==> flow/design.v <==
`timescale 1ns / 1ps
`default_nettype none
module Debounce(
    input wire btn, 
    input wire clk, 
    output reg led
    );
    reg [15:0] counter;  
    wire TC;  
    always @(posedge clk) begin
        if(~btn) begin
            counter <= 0;  
        end
        else begin
            counter <= counter + 1; 
        end
    end
    assign TC = (counter == 65534);  
    always @(posedge clk) begin
        if(~btn) begin
            led <= 0;  
        end
        else if (TC) begin
            led <= 1;  
        end
        else
            led <= led;  
    end
endmodule
`timescale 1ns / 1ps
module edge_generator(input wire clk, input wire rst, input wire signal, output reg out);  
    reg sig_p; 
    always @(posedge clk) begin
        if(rst == 1) begin
            out <= 0;
            sig_p <= 0;
        end else 
        begin
            if((sig_p != signal) && (signal)) begin
                out <= 1; 
            end 
            else out <= 0; 
            sig_p <= signal;
        end
    end
endmodule
`default_nettype none
`timescale 1ns / 1ps
module cla_adder(input wire [3:0] A, input wire [3:0] B, input wire CI, output wire CO, output wire [3:0] SUM);
    wire [3:0] propegated, generated;
    wire [3:0] carries;
    assign carries[0] = CI;
    assign propegated = A ^ B; 
    assign generated = A & B;
    assign carries[1] = generated[0] | (propegated[0] & carries[0]);
    assign carries[2] = generated[1] | (propegated[1] & carries[1]);
    assign carries[3] = generated[2] | (propegated[2] & carries[2]);
    assign CO = generated[3] | (propegated[3] & carries[3]);
    genvar i;
    generate 
        for (i = 0; i < 4; i = i + 1) begin
            FA a(.A(A[i]), .B(B[i]), .CI(carries[i]), .SUM(SUM[i]));
        end
    endgenerate
endmodule 
module FA(input wire A, input wire B, input wire CI, output wire CO, output wire SUM);
    assign CO = (A & B) | (CI & (A ^ B)); 
    assign SUM = A ^ B ^ CI; 
endmodule
`timescale 1ns / 1ps
`default_nettype none
module combo_mult(input wire [3:0] a, input wire [3:0] b, output wire [7:0] res);
    wire [7:0] m [3:0];
    genvar i; 
    generate 
        for(i = 0; i < 4; i = i + 1) begin
            assign m[i] = (a[i] != 0) ? ({{4'b0}, b} << i) : 8'b0;
        end
    endgenerate
    assign res = m[0] + m[1] + m[2] + m[3];
endmodule
`timescale 1ns / 1ps
`default_nettype none
module Calculator(
    input wire [3:0] a, 
    input wire [3:0] b,
    input wire [2:0] op,
    output reg [7:0] out
);
    parameter AND = 3'b000;
    parameter OR = 3'b001;
    parameter NOT = 3'b010;
    parameter XOR = 3'b011;
    parameter ADD = 3'b100;
    parameter SUB = 3'b101;
    parameter MULT = 3'b110;
    parameter DIV = 3'b111; 
    wire adder_co;
    wire [3:0] SUM;
    wire [7:0] PRODUCT;
    wire [3:0] B_adder;
    wire CI;
    assign B_adder = (op == ADD) ? b : 
                     (op == SUB) ? ~b :
                     0; 
    assign CI = (op == SUB) ? 1 : 0; 
    cla_adder ADDER(.A(a),.B(B_adder), .CI(CI), .CO(adder_co), .SUM(SUM));
    combo_mult MULTI(.a(a), .b(b), .res(PRODUCT));
    always @(*) begin
        case(op)
            AND: begin
                out <= {{4{1'b0}}, a&b};
            end
            OR: begin
                out <= {{4{1'b0}}, a|b};
            end
            NOT: begin
                out <= {{4{1'b1}}, ~a};
            end
            XOR: begin
                out <= {{4{1'b0}}, a ^ b};
            end
            ADD: begin
                out <= {{3{1'b0}}, adder_co, SUM};
            end
            SUB: begin
                if (a < b) begin
                    out <= {{4{1'b1}}, SUM};
                end
                else out <= {{4{1'b0}}, SUM};
            end
            MULT: begin
                out <= PRODUCT;
            end
            DIV: begin
                out <= (b == 4'd0) ? 8'hFF : a/b;
            end
        endcase
   end
endmodule 
`timescale 1ns / 1ps
module val_bcd(
    input wire clk,  
    input wire reset, 
    input wire en, 
    input wire [11:0] count, 
    output reg [15:0] BCD,
    output reg rdy
    );
    parameter IDLE = 0; 
    parameter SHIFT = 1;
    parameter ADD = 2;
    reg [11:0] count_p;  
    reg [3:0] shift_idx;  
    reg [1:0] state;  
    reg [15:0] BCD_temp;  
    always @(posedge clk or posedge reset) begin
        if(reset) begin
            BCD <= 0;
            rdy <= 0; 
            shift_idx <= 0; 
            count_p <= 0; 
            state <= IDLE;
        end
        else begin
            case(state)
                IDLE : begin  
                    if(en) begin  
                        BCD <= 0;  
                        count_p <= count;  
                        shift_idx <= 0;  
                        state <= SHIFT;  
                    end 
                    else state <= IDLE;  
                    rdy <= 0;  
                end
                SHIFT : begin  
                    BCD <= {BCD[14:0], count_p[11 - shift_idx]};  
                    shift_idx <= shift_idx + 1;  
                    state <= ADD;  
                    rdy <= 0;  
                end
                ADD : begin  
                    if(shift_idx == 12) begin
                        rdy <= 1;     
                        state <= IDLE;   
                    end
                    else begin  
                        BCD <= {(BCD[15:12] >= 5) ? BCD[15:12] + 4'd3 : BCD[15:12], 
                            (BCD[11:8] >= 5) ? BCD[11:8] + 4'd3 : BCD[11:8],
                            (BCD[7:4] >= 5) ? BCD[7:4] + 4'd3 : BCD[7:4],
                            (BCD[3:0] >= 5) ? BCD[3:0] + 4'd3 : BCD[3:0]}; 
                        state <= SHIFT;  
                        rdy <= 0;  
                    end
                end
            endcase             
        end
    end
endmodule
`timescale 1ns / 1ps
`default_nettype none
module bcd_seg(
    input wire [3:0] BCD, 
    output reg [7:0] s
);
    always @(*) begin
        case(BCD)
            0: s = 8'b0000_0011; 
            1: s = 8'b1001_1111;
            2: s = 8'b0010_0101;
            3: s = 8'b0000_1101;
            4: s = 8'b1001_1001;
            5: s = 8'b0100_1001;
            6: s = 8'b0100_0001;
            7: s = 8'b0001_1111;
            8: s = 8'b0000_0001;
            9: s = 8'b0000_1001;
            10: s = 8'b1111_1101; 
            default s = 8'b1111_1111;
        endcase
end
endmodule
`timescale 1ns / 1ps
`default_nettype none
module op_seg(
    input wire [2:0] OP, 
    output reg [31:0] s
);
    always @(*) begin
        case(OP)
            0: s = 32'b1111_1111_0001_0001_1101_0101_1000_0101;  
            1: s = 32'b1111_1111_1111_1111_0000_0011_1111_0101;  
            2: s = 32'b1111_1111_1101_0101_1100_0101_1110_0001;  
            3: s = 32'b1111_1111_1001_0001_0000_0011_1111_0101;  
            4: s = 32'b1111_1111_0001_0001_1000_0101_1000_0101;  
            5: s = 32'b1111_1111_0100_1001_1100_0111_1100_0001;  
            6: s = 32'b0011_0011_0001_1011_1110_0011_1110_0001;  
            7: s = 32'b1111_1111_1000_0101_1001_1111_1000_0011;  
            default s = 32'b1111_1111_1111_1111_1111_1111_1111_1111;
        endcase
    end
endmodule
`timescale 1ns / 1ps
`default_nettype none
module Multi_Driver(
    input wire clk, 
    input wire rst, 
    input wire [31:0] segValues,
    output reg [3:0] an,
    output reg [7:0] seg
    );
    parameter DELAY = 4095; 
    reg [11:0] count;  
    always @(posedge clk) begin
        if(count < (DELAY / 4)) begin
            an <= 4'b1110;
            seg <= segValues[7:0];
        end
        else if (count < (DELAY / 2)) begin
            an <= 4'b1101;
            seg <= segValues[15:8];
        end
        else if (count < ((3 * DELAY) / 4)) begin
            an <= 4'b1011;
            seg <= segValues[23:16];
        end
        else begin
            an <= 4'b0111;
            seg <= segValues[31:24];
        end
        if (rst) count <= 0;
        else count <= count + 1; 
    end
endmodule
`timescale 1ns / 1ps
`default_nettype none
module Calculator_top(
    input wire [3:0] a, 
    input wire [3:0] b,
    input wire clk, 
    input wire rst, 
    input wire enter, 
    input wire back,
    input wire up, 
    input wire down,
    output wire [3:0] an, 
    output wire [7:0] seg,
    output reg bin_ind
);
    reg [2:0] op; 
    wire [7:0] calculator_result;  
    reg [31:0] display_value;  
    reg convert_value_enable;  
    wire up_d; wire down_d; wire enter_d; wire back_d; wire rst_d;  
    Debounce dd(.btn(down), .clk(clk), .led(down_d));
    Debounce ud(.btn(up), .clk(clk), .led(up_d));
    Debounce ed(.btn(enter), .clk(clk), .led(enter_d));
    Debounce bd(.btn(back), .clk(clk), .led(back_d));
    Debounce rd(.btn(rst), .clk(clk), .led(rst_d)); 
    Calculator calc(.a(a), .b(b), .op(op), .out(calculator_result));
    wire [15:0] BCD_result; 
    reg [11:0] value_to_convert; 
    wire bcd_val_rdy; 
    val_bcd VAL(.clk(clk), .reset(rst_d), .en(convert_value_enable), .count(value_to_convert), .rdy(bcd_val_rdy), .BCD(BCD_result));
    wire [31:0] BCD_seg;
    reg [31:0] BCD_seg_buffer;
    bcd_seg A(.BCD(BCD_result[15:12]),.s(BCD_seg[31:24]));
    bcd_seg B(.BCD(BCD_result[11:8]),.s(BCD_seg[23:16]));
    bcd_seg C(.BCD(BCD_result[7:4]),.s(BCD_seg[15:8]));
    bcd_seg D(.BCD(BCD_result[3:0]),.s(BCD_seg[7:0]));
    wire [31:0] op_seg;
    op_seg OPS(.OP(op), .s(op_seg)); 
    parameter DISP_ZEROS = 32'b0000_0011_0000_0011_0000_0011_0000_0011;
    Multi_Driver md(.segValues(display_value), .clk(clk), .rst(rst_d), .an(an), .seg(seg));
    parameter IDLE = 0;  
    parameter VALUE_SET = 1;
    parameter CONV = 2;  
    parameter RES = 3;  
    parameter OP = 4;  
    reg [1:0] result_neg; 
    reg [2:0] cs;  
    reg [2:0] ns;  
    always @(posedge clk) begin
        if(op < 4) begin  
            value_to_convert <= (1000 * calculator_result[3]) + (100 * calculator_result[2]) + (10 * calculator_result[1]) + (calculator_result[0]);
        end 
        else if(op == 5) begin  
             if(calculator_result[7]) begin  
                 result_neg[0] <= 1; 
                 value_to_convert <= {{8{1'b0}}, ((~calculator_result) + 1) & 4'b1111};  
                 if((((~calculator_result) + 1) & 4'b1111) >= 10) result_neg[1] <= 1;
                 else result_neg[1] <= 0; 
             end
             else value_to_convert <= {{4{1'b0}}, calculator_result}; 
        end 
        else begin
            value_to_convert <= {{4{1'b0}}, calculator_result}; 
        end
        if(rst_d == 1) begin
            op <= 0; 
            convert_value_enable <= 0; 
            ns <= IDLE;
            result_neg <= 0;
            display_value <= DISP_ZEROS;
        end
        else begin
            case (cs)
                IDLE: begin
                    display_value <= DISP_ZEROS; 
                    op <= 0;
                    if(ENTER) begin
                        ns <= CONV;
                    end
                    else if (UP | DOWN) begin
                        ns <= OP;
                        op <= 0; 
                    end
                end
                CONV: begin
                    if(op >= 5) begin
                        bin_ind <= 0; 
                    end else begin
                        bin_ind <= 1; 
                    end
                    display_value <= op_seg; 
                    convert_value_enable <= 1; 
                    if(bcd_val_rdy) begin
                        ns <= RES;
                        convert_value_enable <= 0;
                        if(result_neg[0]) begin  
                            if(result_neg[1]) begin
                                BCD_seg_buffer <= {16'b1111_1111_1111_1101, BCD_seg[15:0]};  
                            end else begin
                                BCD_seg_buffer <= {24'b1111_1111_1111_1111_1111_1101, BCD_seg[7:0]};  
                            end
                            result_neg <= 2'b0; 
                        end else begin
                            BCD_seg_buffer <= BCD_seg;
                        end
                    end
                    else ns <= CONV; 
                end
                RES: begin
                    result_neg <= 2'b0;
                    display_value <= BCD_seg_buffer; 
                    if (BACK) begin
                        ns <= IDLE;
                    end
                    else if (ENTER) begin
                        ns <= CONV;
                    end
                    else if (UP | DOWN) begin
                        ns <= OP;
                        op <= 0;
                    end
                    else ns <= RES;
                end
                OP: begin
                    result_neg <= 2'b0;
                    display_value <= op_seg; 
                    if (ENTER) begin
                        ns <= CONV;
                    end
                    else if(BACK) begin
                        ns <= RES;
                    end else begin
                        ns <= OP; 
                    end
                    if(UP) begin
                        op <= op + 1;
                    end
                    else if(DOWN) begin
                        op <= op - 1;
                    end
                end
            endcase 
        end
    end
    wire DOWN; wire UP; wire BACK; wire ENTER;
    edge_generator de(.clk(clk), .rst(rst_d), .signal(down_d), .out(DOWN));
    edge_generator ue(.clk(clk), .rst(rst_d), .signal(back_d), .out(BACK));
    edge_generator be(.clk(clk), .rst(rst_d), .signal(up_d), .out(UP));
    edge_generator ee(.clk(clk), .rst(rst_d), .signal(enter_d), .out(ENTER));
    always @(negedge clk) begin
        if(rst_d) begin
            cs <= IDLE; 
        end
        else begin
            cs <= ns; 
        end
    end
endmodule
Hand-over note for Calculator_top

==> From RTL to reports: Calculator_top <==
Tool output for the design above before and after an edit, in the order of the flow.
"before" refers to lines of the RTL above, "after" to lines of the edited file.
"delta": "after" minus "before" as printed here. "change_rel_pct": 100 x difference / "before".
Library cell names are shortened.
{ "design": {"design": "Calculator_top", "clk_port": "clk", "library": "sky130hd", "corner": "tt_025C_1v80"} }

==> Diff <==
Unified diff, file above to edited file.
This change comes from a script, not from a designer. The edited design behaves differently; no optimisation was intended.
begin of diff
@@ -296,5 +296,8 @@
     Debounce dd(.btn(down), .clk(clk), .led(down_d));
     Debounce ud(.btn(up), .clk(clk), .led(up_d));
-    Debounce ed(.btn(enter), .clk(clk), .led(enter_d));
+    wire enter_d_p, enter_d_n;
+    Debounce ed(.btn(enter), .clk(clk), .led(enter_d_p));
+    Debounce ed_2 (.btn(~enter), .clk(clk), .led(enter_d_n));
+    assign enter_d = enter_d_p ^ enter_d_n;
     Debounce bd(.btn(back), .clk(clk), .led(back_d));
     Debounce rd(.btn(rst), .clk(clk), .led(rst_d)); 
end of diff

==> Word-level counts <==
Counts by Yosys on the flattened word-level netlist (proc, flatten, opt, wreduce; memories kept). Print and check cells are left out.
Yosys's memory passes give these memory sizes; they may raise the number of words (mostly to a power of two), join words into wider ones and drop unused or constant bits.
{ "op_classes": {"columns": ["item", "before", "after", "delta", "change_rel_pct"], "rows": [
  ["add_sub_neg", 21, 22, 1, 4.76],
  ["n_mul", 3, 3, 0, 0.00],
  ["div", 1, 1, 0, 0.00],
  ["n_cmp", 11, 11, 0, 0.00],
  ["n_eq", 33, 34, 1, 3.03],
  ["shifts", 1, 1, 0, 0.00],
  ["mux", 71, 71, 0, 0.00],
  ["logic", 26, 27, 1, 3.85],
  ["n_reduce_logical", 28, 28, 0, 0.00]
]} }
{ "op_table": {"columns": ["operator", "before", "after", "delta", "change_rel_pct"], "rows": [
  ["XOR 1 bit", 8, 9, 1, 12.50],
  ["adder 16 x 1 -> 16 bit with constant B", 5, 6, 1, 20.00],
  ["== test 16 bit with constant B", 5, 6, 1, 20.00],
  ["2-to-1 mux 1 bit", 22, 22, 0, 0.00],
  ["2-to-1 mux 3 bit", 14, 14, 0, 0.00],
  ["2-to-1 mux 4 bit", 9, 9, 0, 0.00],
  ["2-to-1 mux 8 bit", 6, 6, 0, 0.00],
  ["== test 3 bit with constant B", 5, 5, 0, 0.00],
  ["!= test 2 bit with constant B", 5, 5, 0, 0.00],
  ["OR 1 bit", 5, 5, 0, 0.00],
  ["adder 4 x 2 -> 4 bit with constant B", 4, 4, 0, 0.00],
  ["bitwise AND 1 bit", 4, 4, 0, 0.00],
  ["== test 3 x 2 -> 1 bit with constant B", 4, 4, 0, 0.00],
  [">= comparator 4 x 3 -> 1 bit with constant B", 4, 4, 0, 0.00],
  ["logical AND 1 bit", 4, 4, 0, 0.00],
  ["!= test 1 bit", 4, 4, 0, 0.00],
  ["!= test 2 x 1 -> 1 bit with constant B", 4, 4, 0, 0.00],
  ["AND reduction 2 bit", 4, 4, 0, 0.00],
  ["AND reduction 4 bit", 4, 4, 0, 0.00],
  ["OR reduction 2 bit", 4, 4, 0, 0.00],
  ["inverter 4 bit", 3, 3, 0, 0.00],
  ["parallel mux 1 bit (select 2 bit)", 3, 3, 0, 0.00],
  ["nonzero test 3 bit", 3, 3, 0, 0.00],
  ["adder 4 x 1 -> 4 bit with constant B", 2, 2, 0, 0.00],
  ["adder 8 bit", 2, 2, 0, 0.00],
  ["bitwise AND 4 bit", 2, 2, 0, 0.00],
  ["logical NOT 3 bit", 2, 2, 0, 0.00],
  ["2-to-1 mux 16 bit", 2, 2, 0, 0.00]
]} }
Not every row of either side is listed.
{ "word_totals": {"columns": ["item", "before", "after", "delta", "change_rel_pct"], "rows": [
  ["reg_bits", 241, 258, 17, 7.05],
  ["mem_bits_ro", 632, 632, 0, 0.00],
  ["clocked_rd_ports_x_width", 23, 23, 0, 0.00],
  ["n_memories", 5, 5, 0, 0.00],
  ["input_bits", 14, 14, 0, 0.00],
  ["out_inout_bits", 13, 13, 0, 0.00]
]} }
{ "mem_list": {"columns": ["item", "before", "after"], "rows": [
  ["memory_list", "8x23 r1 w0; 16x7 r1 w0; 16x7 r1 w0; 16x7 r1 w0; 16x7 r1 w0", "8x23 r1 w0; 16x7 r1 w0; 16x7 r1 w0; 16x7 r1 w0; 16x7 r1 w0"]
]} }

==> Depth <==
Depth = most cells in a row (Yosys ltp): at word level without a register or memory, in the mapped netlist without a sequential cell, where the memories' decode and read muxes count.
{ "logic_depth": {"columns": ["item", "before", "after", "delta", "change_rel_pct"], "rows": [
  ["depth_word", 23, 23, 0, 0.00],
  ["abc_area", "0", "0", null, null],
  ["depth_mapped", 55, 50, -5, -9.09],
  ["depth_no_buf", 54, 49, -5, -9.26]
]} }

==> After synthesis <==
Yosys stat after the flow's synthesis: flattened, memories mapped to cells. It holds for the ABC_AREA given above (unset counts as 0); a run with the other value may have another netlist.
{ "by_type": {"columns": ["cell_type", "before", "after", "delta", "change_rel_pct"], "rows": [
  ["nand2_1", 118, 139, 21, 17.80],
  ["dfxtp_1", 185, 202, 17, 9.19],
  ["nor2_1", 131, 144, 13, 9.92],
  ["nand3_1", 48, 59, 11, 22.92],
  ["and3_1", 16, 24, 8, 50.00],
  ["inv_1", 79, 72, -7, -8.86],
  ["xnor2_1", 60, 67, 7, 11.67],
  ["xor2_1", 22, 29, 7, 31.82],
  ["mux2_2", 12, 18, 6, 50.00],
  ["a21oi_1", 79, 84, 5, 6.33],
  ["o22ai_1", 26, 21, -5, -19.23],
  ["maj3_1", 0, 5, 5, null],
  ["clkbuf_1", 41, 45, 4, 9.76],
  ["nor2b_1", 30, 34, 4, 13.33],
  ["or3_1", 26, 30, 4, 15.38],
  ["o211ai_1", 10, 6, -4, -40.00],
  ["mux2i_1", 9, 5, -4, -44.44],
  ["nor3_1", 28, 31, 3, 10.71]
]} }
Not every row of either side is listed.
{ "synth_totals": {"columns": ["item", "before", "after", "delta", "change_rel_pct"], "rows": [
  ["cell_count", 1500, 1601, 101, 6.73],
  ["area_um2", 13420.4, 14269.9, 849.5, 6.33],
  ["ffs", 248, 265, 17, 6.85],
  ["n_buf", 51, 56, 5, 9.80]
]} }
The figures by module come from a second, unflattened synthesis with its own total; it is not the netlist above.
{ "unflattened": {"columns": ["item", "before", "after", "delta", "change_rel_pct"], "rows": [
  ["hier_cells", 1611, 1701, 90, 5.59],
  ["area_unflattened_um2", 14687.8, 15320.9, 633.1, 4.31]
]} }
Rows give one instance, submodules left out.
{ "by_module_before": {"columns": ["module", "n_inst", "cells", "area_um2"], "rows": [
  ["Debounce", 5, 84, 750.7],
  ["Calculator_top", 1, 343, 3726.1],
  ["val_bcd", 1, 205, 2043.2],
  ["Calculator", 1, 275, 1983.2],
  ["Multi_Driver", 1, 104, 1084.8],
  ["bcd_seg", 4, 35, 237.7],
  ["combo_mult", 1, 42, 385.4],
  ["op_seg", 1, 53, 356.6],
  ["edge_generator", 4, 4, 58.8],
  ["cla_adder", 1, 9, 88.8],
  ["FA", 4, 1, 20.0]
]} }
{ "by_module_after": {"columns": ["module", "n_inst", "cells", "area_um2"], "rows": [
  ["Debounce", 6, 84, 750.7],
  ["Calculator_top", 1, 353, 3719.8],
  ["val_bcd", 1, 205, 2043.2],
  ["Calculator", 1, 271, 1871.8],
  ["Multi_Driver", 1, 104, 1084.8],
  ["bcd_seg", 4, 35, 237.7],
  ["combo_mult", 1, 42, 385.4],
  ["op_seg", 1, 53, 356.6],
  ["edge_generator", 4, 4, 58.8],
  ["cla_adder", 1, 9, 88.8],
  ["FA", 4, 1, 20.0]
]} }

==> Measured runs <==
Runs of the flow (Yosys, OpenROAD) on both versions; the two runs of a pair have the same settings. The constraints put input and output delay at 20% of the set period each and load the outputs with 0.01 pF.
{ "flow_settings_pair_A": {"CORE_UTILIZATION": 40, "period_ns": 12.0, "CAP_MARGIN": 20, "CORE_MARGIN": 2, "SLEW_MARGIN": 20} }
{ "measured_pair_A": {"columns": ["item", "before", "after", "delta", "change_rel_pct"], "rows": [
  ["yosys.chip_area_um2", 13420.4, 14269.9, 849.5, 6.33],
  ["design.die.area_um2", 35032.6, 37200.8, 2168.2, 6.19],
  ["finish.stdcell_area_um2", 15222.1, 16064.2, 842.1, 5.53],
  ["utilization_pct", 45.7, 45.5, -0.2, null],
  ["final_setup_ws_ps", 652, 556, -96, null],
  ["fin_tns_ps", 0, 0, 0, null],
  ["final_hold_ws_ps", 377, 385, 8, null],
  ["fin_power_uw", 2007, 2696, 689, 34.33]
]} }
{ "flow_settings_pair_B": {"CAP_MARGIN": 15, "CELL_PAD_IN_SITES_DETAIL_PLACEMENT": 2, "CELL_PAD_IN_SITES_GLOBAL_PLACEMENT": 1, "CORE_ASPECT_RATIO": 1.24, "CORE_UTILIZATION": 30, "GPL_ROUTABILITY_DRIVEN": 0, "MIN_ROUTING_LAYER": "met1", "PLACE_DENSITY_LB_ADDON": 0.3, "period_ns": 6.7, "CORE_MARGIN": 2, "SLEW_MARGIN": 20} }
{ "measured_pair_B": {"columns": ["item", "before", "after", "delta", "change_rel_pct"], "rows": [
  ["yosys.chip_area_um2", 13420.4, 14269.9, 849.5, 6.33],
  ["design.die.area_um2", 46451.3, 49337.2, 2885.9, 6.21],
  ["finish.stdcell_area_um2", 16205.5, 17539.3, 1333.8, 8.23],
  ["utilization_pct", 36.6, 37.1, 0.5, null],
  ["final_setup_ws_ps", -1962, -1916, 46, null],
  ["fin_tns_ps", -9575, -9292, 283, null],
  ["final_hold_ws_ps", 384, 381, -3, null],
  ["fin_power_uw", 3723, 5450, 1727, 46.39]
]} }
"fin_power_uw": no workload was simulated; the value follows from the tool's default switching activity.

End of note.
